==> flow/design.v <==
module ALU (
    input [15:0] data1,
    input [15:0] data2,
    input [3:0] alu_op,  
    output reg [15:0] result
);
    always @(*) begin
        case (alu_op)
            4'b0000: result = data1 + data2;  
            4'b0001: result = data1 - data2;  
            4'b0010: result = data1 & data2;  
            4'b0011: result = data1 | data2;  
            4'b0100: result = data1 ^ data2;  
            4'b0101: result = ~data1;         
            4'b0110: result = data1 << data2[3:0];  
            4'b0111: result = data1 >> data2[3:0];  
            4'b1000: result = (data1 < data2) ? 16'b1 : 16'b0;  
            default: result = 16'b0;
        endcase
    end
endmodule
module Control_Unit (
    input [15:0] instr,
    output reg [3:0] alu_op,
    output reg mem_read,
    output reg mem_write,
    output reg reg_write,
    output reg [3:0] write_reg
);
    always @(*) begin
        case(instr[15:12])
            4'b0000: begin  
                alu_op = 4'b0000;
                mem_read = 1'b0;
                mem_write = 1'b0;
                reg_write = 1'b0;
                write_reg = 4'b0000;
            end
            4'b0001: begin  
                alu_op = 4'b0000;
                mem_read = 1'b0;
                mem_write = 1'b0;
                reg_write = 1'b1;
                write_reg = instr[11:8];
            end
            4'b0010: begin  
                alu_op = 4'b0001;
                mem_read = 1'b0;
                mem_write = 1'b0;
                reg_write = 1'b1;
                write_reg = instr[11:8];
            end
            4'b0011: begin  
                alu_op = 4'b0010;
                mem_read = 1'b0;
                mem_write = 1'b0;
                reg_write = 1'b1;
                write_reg = instr[11:8];
            end
            4'b0100: begin  
                alu_op = 4'b0011;
                mem_read = 1'b0;
                mem_write = 1'b0;
                reg_write = 1'b1;
                write_reg = instr[11:8];
            end
            4'b0101: begin  
                alu_op = 4'b0000;  
                mem_read = 1'b1;
                mem_write = 1'b0;
                reg_write = 1'b1;
                write_reg = instr[11:8];
            end
            4'b0110: begin  
                alu_op = 4'b0000;  
                mem_read = 1'b0;
                mem_write = 1'b1;
                reg_write = 1'b0;
                write_reg = 4'b0000;
            end
            default: begin
                alu_op = 4'b0000;
                mem_read = 1'b0;
                mem_write = 1'b0;
                reg_write = 1'b0;
                write_reg = 4'b0000;
            end
        endcase
    end
endmodule
module Register_File (
    input clk,
    input reset,
    input [3:0] read_reg1,
    input [3:0] read_reg2,
    input [3:0] write_reg,
    input [15:0] write_data,
    input reg_write,
    output [15:0] reg_data1,
    output [15:0] reg_data2
);
    reg [15:0] registers [0:15];
    integer i;
    always @(posedge clk or posedge reset) begin
        if(reset) begin
            for(i=0;i<16;i=i+1)
                registers[i]<=16'b0;
                end
        else if (reg_write) begin
            registers[write_reg] <= write_data;
        end
    end
    assign reg_data1 = registers[read_reg1];
    assign reg_data2 = registers[read_reg2];
endmodule
module Hazard_Detection_Unit (
    input [15:0] if_id_instr,
    input id_ex_mem_read,
    input [3:0] id_ex_write_reg,
    output reg hazard_detected
);
    always @(*) begin
        hazard_detected = (id_ex_mem_read &&
                           (id_ex_write_reg == if_id_instr[11:8] ||
                            id_ex_write_reg == if_id_instr[7:4]));
    end
endmodule
module CPU (
    input clk, 
    input reset, 
    output [15:0] pc, 
    input [15:0] instr, 
    output [15:0] alu_out, 
    output mem_read, 
    output mem_write, 
    input [15:0] mem_data
);
    reg [15:0] pc_reg;
    reg [15:0] if_id_instr;
    reg [15:0] id_ex_reg_data1, id_ex_reg_data2;
    reg [3:0] id_ex_alu_op;
    reg [15:0] id_ex_instr;
    reg id_ex_mem_read, id_ex_mem_write, id_ex_reg_write;
    reg [3:0] id_ex_write_reg;
    wire [15:0] alu_result;
    wire hazard_detected;
    wire [15:0] rf_reg_data1, rf_reg_data2;
    wire [3:0] alu_op;
    wire reg_write;
    wire [3:0] write_reg;
    wire [15:0] write_data;
    reg [15:0] ex_mem_alu_result;
    reg ex_mem_mem_read, ex_mem_mem_write, ex_mem_reg_write;
    reg [3:0] ex_mem_write_reg;
    always @(posedge clk or posedge reset) begin
        if (reset) begin
            pc_reg <= 0;
            if_id_instr <= 16'b0;
        end else if (!hazard_detected) begin
            pc_reg <= pc_reg + 1;
            if_id_instr <= instr;
        end
    end
    Control_Unit cu (
        .instr(if_id_instr), 
        .alu_op(alu_op), 
        .mem_read(mem_read), 
        .mem_write(mem_write), 
        .reg_write(reg_write), 
        .write_reg(write_reg)
    );
    Register_File rf (
        .clk(clk), 
        .reset(reset),
        .read_reg1(if_id_instr[11:8]), 
        .read_reg2(if_id_instr[7:4]), 
        .write_reg(ex_mem_write_reg), 
        .write_data(write_data), 
        .reg_write(ex_mem_reg_write), 
        .reg_data1(rf_reg_data1), 
        .reg_data2(rf_reg_data2)
    );
    ALU alu (
        .data1(id_ex_reg_data1), 
        .data2(id_ex_reg_data2), 
        .alu_op(id_ex_alu_op), 
        .result(alu_result)
    );
    Hazard_Detection_Unit hdu (
        .if_id_instr(if_id_instr),
        .id_ex_mem_read(id_ex_mem_read),
        .id_ex_write_reg(id_ex_write_reg),
        .hazard_detected(hazard_detected)
    );
    assign pc = pc_reg;
    assign alu_out = ex_mem_alu_result;
    always @(posedge clk or posedge reset) begin
        if (reset) begin
            id_ex_reg_data1 <= 16'b0;
            id_ex_reg_data2 <= 16'b0;
            id_ex_alu_op <= 4'b0;
            id_ex_instr <= 16'b0;
            id_ex_mem_read <= 1'b0;
            id_ex_mem_write <= 1'b0;
            id_ex_reg_write <= 1'b0;
            id_ex_write_reg <= 4'b0;
        end else if (!hazard_detected) begin
            id_ex_reg_data1 <= rf_reg_data1;
            id_ex_reg_data2 <= rf_reg_data2;
            id_ex_alu_op <= alu_op;
            id_ex_instr <= if_id_instr;
            id_ex_mem_read <= mem_read;
            id_ex_mem_write <= mem_write;
            id_ex_reg_write <= reg_write;
            id_ex_write_reg <= write_reg;
        end
    end
    always @(posedge clk or posedge reset) begin
        if (reset) begin
            ex_mem_alu_result <= 16'b0;
            ex_mem_mem_read <= 1'b0;
            ex_mem_mem_write <= 1'b0;
            ex_mem_reg_write <= 1'b0;
            ex_mem_write_reg <= 4'b0;
        end else begin
            ex_mem_alu_result <= alu_result;
            ex_mem_mem_read <= id_ex_mem_read;
            ex_mem_mem_write <= id_ex_mem_write;
            ex_mem_reg_write <= id_ex_reg_write;
            ex_mem_write_reg <= id_ex_write_reg;
        end
    end
    assign write_data = ex_mem_mem_read ? mem_data : ex_mem_alu_result;
endmodule
* Step by step through the tools: CPU
The steps from the RTL of CPU to its reports follow in flow order.
Lines are those of the file above, counted from 1.
A cell with -- has no value.
- Design top :: CPU
- Clock input :: clk
- Standard-cell library :: sky130hd
- Library corner :: tt_025C_1v80

* Elaborated design
Source: Yosys, flattened and elaborated. Widths are those after wreduce. Registers that Yosys merges into a memory's read port (data or address) are not register bits. Print and check cells do not count. Equal cells are merged and count once.
- Register bits :: 352
- Latch bits :: 0
- Bits in writable memories :: 0
- Memory bits (read-only) :: 0
- Clocked read ports x word width :: 0
- Memories kept :: 0
- Input bits :: 34
- Output and inout port bits :: 34
- Elaborated cells :: 132
- Add/subtract/negate cells :: 3
- Multipliers :: 0
- Div/mod/pow operators :: 0
- $lt $le $gt $ge :: 1
- Eq/ne operators :: 61
- Shift operators :: 2
- Mux-type cells :: 10
- Bitwise gates (word level) :: 4
- Reductions and logical operators :: 23
** Operators by type and width (count)
- case mux 16 bit (select 16 bit) :: 2
- case mux 16 bit (select 9 bit) :: 1
- == test 4 bit (second input constant) :: 25
- == test 4 x 3 -> 1 bit (second input constant) :: 19
- == test 4 x 2 -> 1 bit (second input constant) :: 10
- AND reduction 2 bit :: 16
- == test 4 x 1 -> 1 bit (second input constant) :: 5
- adder 16 x 1 -> 16 bit (second input constant) :: 1
- adder 16 bit :: 1
- subtractor 16 bit :: 1
- less-than comparator 16 bit :: 1
- bitwise AND 16 bit :: 1
- OR 16 bit :: 1
- XOR 16 bit :: 1
- left shift 16 x 4 -> 16 bit :: 1
- >> shifter 16 x 4 -> 16 bit :: 1
- inverter 16 bit :: 1
- logical NOT 4 bit :: 4
- two-way mux 16 bit :: 1
- == test 4 bit :: 2
- case mux 2 bit (select 3 bit) :: 1
- OR reduction 5 bit :: 1
- two-way mux 4 bit :: 1
- two-way mux 1 bit :: 4
- logical AND 1 bit :: 1
- logical OR 1 bit :: 1

* Logic depth
Yosys ltp: most cells in a row. Word level: on the elaborated netlist, between registers, memories and ports. Mapped: between sequential cells and ports; inverters and the memories' decode and read muxes count.
- Word-level depth :: 3
- ABC_AREA :: 0
- Depth in mapped cells :: 14
- Depth with buffers taken out :: 14

* Synthesis result
Yosys stat after the flow's synthesis: flattened, memories mapped to cells. It holds for the ABC_AREA given above (unset counts as 0); a run with the other value may have another netlist.
The area totals of this step are shown rounded.
- Cell count :: 1954
- Chip area (Yosys) :: 18200 µm²
- Area of sequential cells :: 8710 µm²
- Mapped flip-flops :: 348
** Cells by type
- sky130_fd_sc_hd__dfrtp_1 :: count 347, area in all 8.68E+03 µm²
- sky130_fd_sc_hd__a21oi_1 :: count 211, area in all 1.06E+03 µm²
- sky130_fd_sc_hd__nor2_1 :: count 220, area in all 825.792 µm²
- sky130_fd_sc_hd__o21ai_0 :: count 156, area in all 780.749 µm²
- sky130_fd_sc_hd__nand2_1 :: count 199, area in all 746.966 µm²
- sky130_fd_sc_hd__a22oi_1 :: count 85, area in all 638.112 µm²
- sky130_fd_sc_hd__mux2i_1 :: count 36, area in all 360.346 µm²
- sky130_fd_sc_hd__clkbuf_1 :: count 94, area in all 352.838 µm²
- sky130_fd_sc_hd__xnor2_1 :: count 33, area in all 289.027 µm²
- sky130_fd_sc_hd__a22o_1 :: count 30, area in all 262.752 µm²
- sky130_fd_sc_hd__nand3_1 :: count 49, area in all 245.235 µm²
- sky130_fd_sc_hd__buf_2 :: count 48, area in all 240.23 µm²
- sky130_fd_sc_hd__ha_1 :: count 19, area in all 237.728 µm²
- sky130_fd_sc_hd__mux2_2 :: count 21, area in all 236.477 µm²
- sky130_fd_sc_hd__a32oi_1 :: count 25, area in all 218.96 µm²
- sky130_fd_sc_hd__a222oi_1 :: count 18, area in all 180.173 µm²
- sky130_fd_sc_hd__o211ai_1 :: count 18, area in all 135.13 µm²
- sky130_fd_sc_hd__nand4_1 :: count 21, area in all 131.376 µm²
Other cell types: 65; their cells: 324.
By module: a second synthesis without flattening, with its own total; a netlist apart from the flattened one above.
- Cell total of the unflattened synthesis :: 2055
- Area total of the unflattened synthesis :: 22200 µm²
Each row is one instance without its submodules.
** By module
- Register_File :: instances 1, cells 1236, area 14400 µm²
- ALU :: instances 1, cells 564, area 3930 µm²
- CPU :: instances 1, cells 226, area 3650 µm²
- Control_Unit :: instances 1, cells 18, area 123 µm²
- Hazard_Detection_Unit :: instances 1, cells 11, area 90.1 µm²

* Timing after synthesis
Path of least setup slack by OpenSTA after synthesis, without wires, with an ideal clock, recovery checks aside; 20% of the period is set as input and as output delay. Where synthesis merged equal registers, the netlist keeps one of their names.
- Path kind :: register to register
- From :: reg id_ex_reg_data2[4]
- To :: reg ex_mem_alu_result[15]
- Period :: 3.5 ns
- Library setup time :: 0.132 ns
- Time at the first pin :: 0.000 ns
- Arrival :: 2.818 ns
- Data required time :: 3.368 ns
- Slack :: 0.550 ns
- Path delay :: 2.950 ns
- Stages on the path :: 13
- Buffers on the path :: 0
- Synthesis period reached :: 2.95 ns
"path delay" is the arrival time less input delay plus setup time.
"stages on the path" counts driving pins, that of a launching flip-flop among them; a cell with two outputs on the path counts twice.
"synthesis period reached" is the clock period less the worst setup slack; recovery checks do not enter. This is arithmetic on one report: input and output delays are still those of the set period (20% each).
Between the ends stands the longest chain of elaborated cells between them, by number of cells; it is not shown to be the way that was timed. Of several equally long chains one is given.
A line is the first line of the expression or statement that the cell stems from. Yosys adds cells for indexed reads and writes and turns some case tables into memories.
- Cell sequence :: sky130_fd_sc_hd__dfrtp_1 sky130_fd_sc_hd__or3_4 sky130_fd_sc_hd__nor3_1 sky130_fd_sc_hd__and3b_1 sky130_fd_sc_hd__a31oi_1 sky130_fd_sc_hd__xnor2_1 sky130_fd_sc_hd__ha_1 sky130_fd_sc_hd__and2_1 sky130_fd_sc_hd__and3_2 sky130_fd_sc_hd__a221o_1 sky130_fd_sc_hd__a31oi_1 sky130_fd_sc_hd__xnor2_1 sky130_fd_sc_hd__o211ai_2
- Cells in the longest elaborated chain :: 2
** RTL lines, path post-synthesis
- from (decl) :: RTL line 140 : reg [15:0] id_ex_reg_data1, id_ex_reg_data2;
- from (assign) :: RTL line 200 : id_ex_reg_data2 <= 16'b0;
- from (assign) :: RTL line 209 : id_ex_reg_data2 <= rf_reg_data2;
- subtractor 16 bit :: RTL line 10 : 4'b0001: result = data1 - data2;
- case mux 16 bit (select 9 bit) :: RTL line 8 : case (alu_op)
- to (assign) :: RTL line 220 : ex_mem_alu_result <= 16'b0;
- to (assign) :: RTL line 226 : ex_mem_alu_result <= alu_result;
- to (decl) :: RTL line 152 : reg [15:0] ex_mem_alu_result;

* Path in the finished layout
From the final timing report of job 1: the path of least setup slack in the routed layout; clock arrival at registers is part of the times.
- Path kind :: register to register
- From :: reg id_ex_reg_data2[8]
- To :: reg ex_mem_alu_result[15]
- Period :: 1.97 ns
- Library setup time :: 0.13 ns
- Time at the first pin :: 0.59 ns
- Arrival :: 3.90 ns
- Data required time :: 2.42 ns
- Slack :: -1.47 ns
- Stages on the path :: 12
- Buffers on the path :: 1
Between the ends stands the longest chain of elaborated cells between them, by number of cells; it is not shown to be the way that was timed. Of several equally long chains one is given.
- Cell sequence :: sky130_fd_sc_hd__dfrtp_1 sky130_fd_sc_hd__or4_4 sky130_fd_sc_hd__nor4_4 sky130_fd_sc_hd__buf_4 sky130_fd_sc_hd__a21oi_1 sky130_fd_sc_hd__xnor2_1 sky130_fd_sc_hd__ha_1 sky130_fd_sc_hd__and3_4 sky130_fd_sc_hd__a221o_1 sky130_fd_sc_hd__a31oi_4 sky130_fd_sc_hd__xnor2_2 sky130_fd_sc_hd__o211ai_2
- Cells in the longest elaborated chain :: 2
** RTL lines, path after layout
- from (decl) :: RTL line 140 : reg [15:0] id_ex_reg_data1, id_ex_reg_data2;
- from (assign) :: RTL line 200 : id_ex_reg_data2 <= 16'b0;
- from (assign) :: RTL line 209 : id_ex_reg_data2 <= rf_reg_data2;
- subtractor 16 bit :: RTL line 10 : 4'b0001: result = data1 - data2;
- case mux 16 bit (select 9 bit) :: RTL line 8 : case (alu_op)
- to (assign) :: RTL line 220 : ex_mem_alu_result <= 16'b0;
- to (assign) :: RTL line 226 : ex_mem_alu_result <= alu_result;
- to (decl) :: RTL line 152 : reg [15:0] ex_mem_alu_result;

Data sheet: physical implementation of CPU

Module CPU, platform sky130hd: 4 stored runs of the flow (Yosys, OpenROAD) with differing settings, in no particular order. Input and output delays are each 20% of the period that was set; the output load is 0.01 pF.
"period achieved": clock period set for the run, less the worst setup slack. It is reckoned from that one timing run; input and output delays stay at 20% of the period that was set.
"time on the worst setup path": the worst setup path's part of the clock period (all of it between registers, 20% less for each end at a port) less its slack. A launch clock that arrives late makes it longer, a capture clock that arrives late makes it shorter.
By "total power of the final layout" is meant OpenSTA's value without simulated activity: inputs other than the clock are taken to toggle once in ten clock periods, and the tool carries that through the logic.
Results are given in rounded form.

* Job 1
** Files
==> flow/run.sh <==
#!/bin/bash
# the make line also repeats the synthesis and layout settings of config.mk as NAME=value (left out here)
make -C /OpenROAD-flow-scripts/flow DESIGN_CONFIG=/design/flow/config.mk WORK_HOME=/design/flow/orfs CLKGATE_MAP_FILE= finish
==> flow/config.mk <==
export PLATFORM = sky130hd
export DESIGN_NAME = CPU
export DESIGN_NICKNAME = CPU
export VERILOG_FILES = /design/flow/design.v
export SDC_FILE = /design/flow/constraint.sdc
export NUM_CORES = 4
export LEC_CHECK = 0
export ABC_AREA = 0
export CAP_MARGIN = 20
export CELL_PAD_IN_SITES_DETAIL_PLACEMENT = 1
export CORE_MARGIN = 2
export CORE_UTILIZATION = 45
export CTS_CLUSTER_DIAMETER = 308
export GPL_ROUTABILITY_DRIVEN = 1
export PLACE_DENSITY_LB_ADDON = 0.03
export SLEW_MARGIN = 20
export TNS_END_PERCENT = 95
==> flow/constraint.sdc <==
create_clock -name core_clock -period 1.97 [get_ports {clk}]
set_input_delay 0.3940 -clock core_clock [delete_from_list [all_inputs] [get_ports {clk}]]
set_output_delay 0.3940 -clock core_clock [all_outputs]
set_load 0.01 [all_outputs]
** Results
- Chip area after synthesis (Yosys) :: 18,200 µm²
- Setup TNS :: -33.3 ns
- Utilization :: 68.1%
- Time on the worst setup path :: 3.44 ns
- Class of the worst setup path :: register to register
- Area of the standard cells in the finished layout :: 27,100 µm²
- Die area :: 42,000 µm²
- Total power of the final layout :: 31.7 mW
- Smallest setup slack :: -1.47 ns
- Period achieved :: 3.441 ns

* Job 2
** Files
==> flow/run.sh <==
#!/bin/bash
# the make line also repeats the synthesis and layout settings of config.mk as NAME=value (left out here)
make -C /OpenROAD-flow-scripts/flow DESIGN_CONFIG=/design/flow/config.mk WORK_HOME=/design/flow/orfs CLKGATE_MAP_FILE= finish
==> flow/config.mk <==
export PLATFORM = sky130hd
export DESIGN_NAME = CPU
export DESIGN_NICKNAME = CPU
export VERILOG_FILES = /design/flow/design.v
export SDC_FILE = /design/flow/constraint.sdc
export NUM_CORES = 4
export LEC_CHECK = 0
export CAP_MARGIN = 20
export CORE_MARGIN = 2
export CORE_UTILIZATION = 40
export SETUP_SLACK_MARGIN = 0.09
export SLEW_MARGIN = 20
==> flow/constraint.sdc <==
create_clock -name core_clock -period 3.14 [get_ports {clk}]
set_input_delay 0.6280 -clock core_clock [delete_from_list [all_inputs] [get_ports {clk}]]
set_output_delay 0.6280 -clock core_clock [all_outputs]
set_load 0.01 [all_outputs]
** Results
- Chip area after synthesis (Yosys) :: 18,200 µm²
- Setup TNS :: 0.000 ns
- Utilization :: 48.2%
- Time on the worst setup path :: 3.10 ns
- Class of the worst setup path :: register to register
- Area of the standard cells in the finished layout :: 21,700 µm²
- Die area :: 47,100 µm²
- Total power of the final layout :: 16.5 mW
- Smallest setup slack :: 0.041 ns
- Period achieved :: 3.099 ns

* Job 3
** Files
==> flow/run.sh <==
#!/bin/bash
# the make line also repeats the synthesis and layout settings of config.mk as NAME=value (left out here)
make -C /OpenROAD-flow-scripts/flow DESIGN_CONFIG=/design/flow/config.mk WORK_HOME=/design/flow/orfs CLKGATE_MAP_FILE= finish
==> flow/config.mk <==
export PLATFORM = sky130hd
export DESIGN_NAME = CPU
export DESIGN_NICKNAME = CPU
export VERILOG_FILES = /design/flow/design.v
export SDC_FILE = /design/flow/constraint.sdc
export NUM_CORES = 4
export LEC_CHECK = 0
export ABC_AREA = 1
export CAP_MARGIN = 15
export CORE_ASPECT_RATIO = 1.35
export CORE_MARGIN = 2
export CORE_UTILIZATION = 45
export PLACE_DENSITY = 0.63
export SLEW_MARGIN = 20
export TNS_END_PERCENT = 85
==> flow/constraint.sdc <==
create_clock -name core_clock -period 2.36 [get_ports {clk}]
set_input_delay 0.4720 -clock core_clock [delete_from_list [all_inputs] [get_ports {clk}]]
set_output_delay 0.4720 -clock core_clock [all_outputs]
set_load 0.01 [all_outputs]
** Results
- Chip area after synthesis (Yosys) :: 18,300 µm²
- Setup TNS :: -0.523 ns
- Utilization :: 55.6%
- Time on the worst setup path :: 2.49 ns
- Class of the worst setup path :: register to register
- Area of the standard cells in the finished layout :: 22,300 µm²
- Die area :: 42,200 µm²
- Total power of the final layout :: 22.1 mW
- Smallest setup slack :: -0.131 ns
- Period achieved :: 2.491 ns

* Job 4
** Files
==> flow/run.sh <==
#!/bin/bash
# the make line also repeats the synthesis and layout settings of config.mk as NAME=value (left out here)
make -C /OpenROAD-flow-scripts/flow DESIGN_CONFIG=/design/flow/config.mk WORK_HOME=/design/flow/orfs CLKGATE_MAP_FILE= finish
==> flow/config.mk <==
export PLATFORM = sky130hd
export DESIGN_NAME = CPU
export DESIGN_NICKNAME = CPU
export VERILOG_FILES = /design/flow/design.v
export SDC_FILE = /design/flow/constraint.sdc
export NUM_CORES = 4
export LEC_CHECK = 0
export CAP_MARGIN = 20
export CORE_MARGIN = 2
export CORE_UTILIZATION = 40
export SETUP_SLACK_MARGIN = 1.5
export SLEW_MARGIN = 20
==> flow/constraint.sdc <==
create_clock -name core_clock -period 3.5 [get_ports {clk}]
set_input_delay 0.7000 -clock core_clock [delete_from_list [all_inputs] [get_ports {clk}]]
set_output_delay 0.7000 -clock core_clock [all_outputs]
set_load 0.01 [all_outputs]
** Results
- Chip area after synthesis (Yosys) :: 18,200 µm²
- Setup TNS :: 0.000 ns
- Utilization :: 57.2%
- Time on the worst setup path :: 3.09 ns
- Class of the worst setup path :: register to register
- Area of the standard cells in the finished layout :: 25,800 µm²
- Die area :: 47,100 µm²
- Total power of the final layout :: 15.9 mW
- Smallest setup slack :: 0.407 ns
- Period achieved :: 3.093 ns
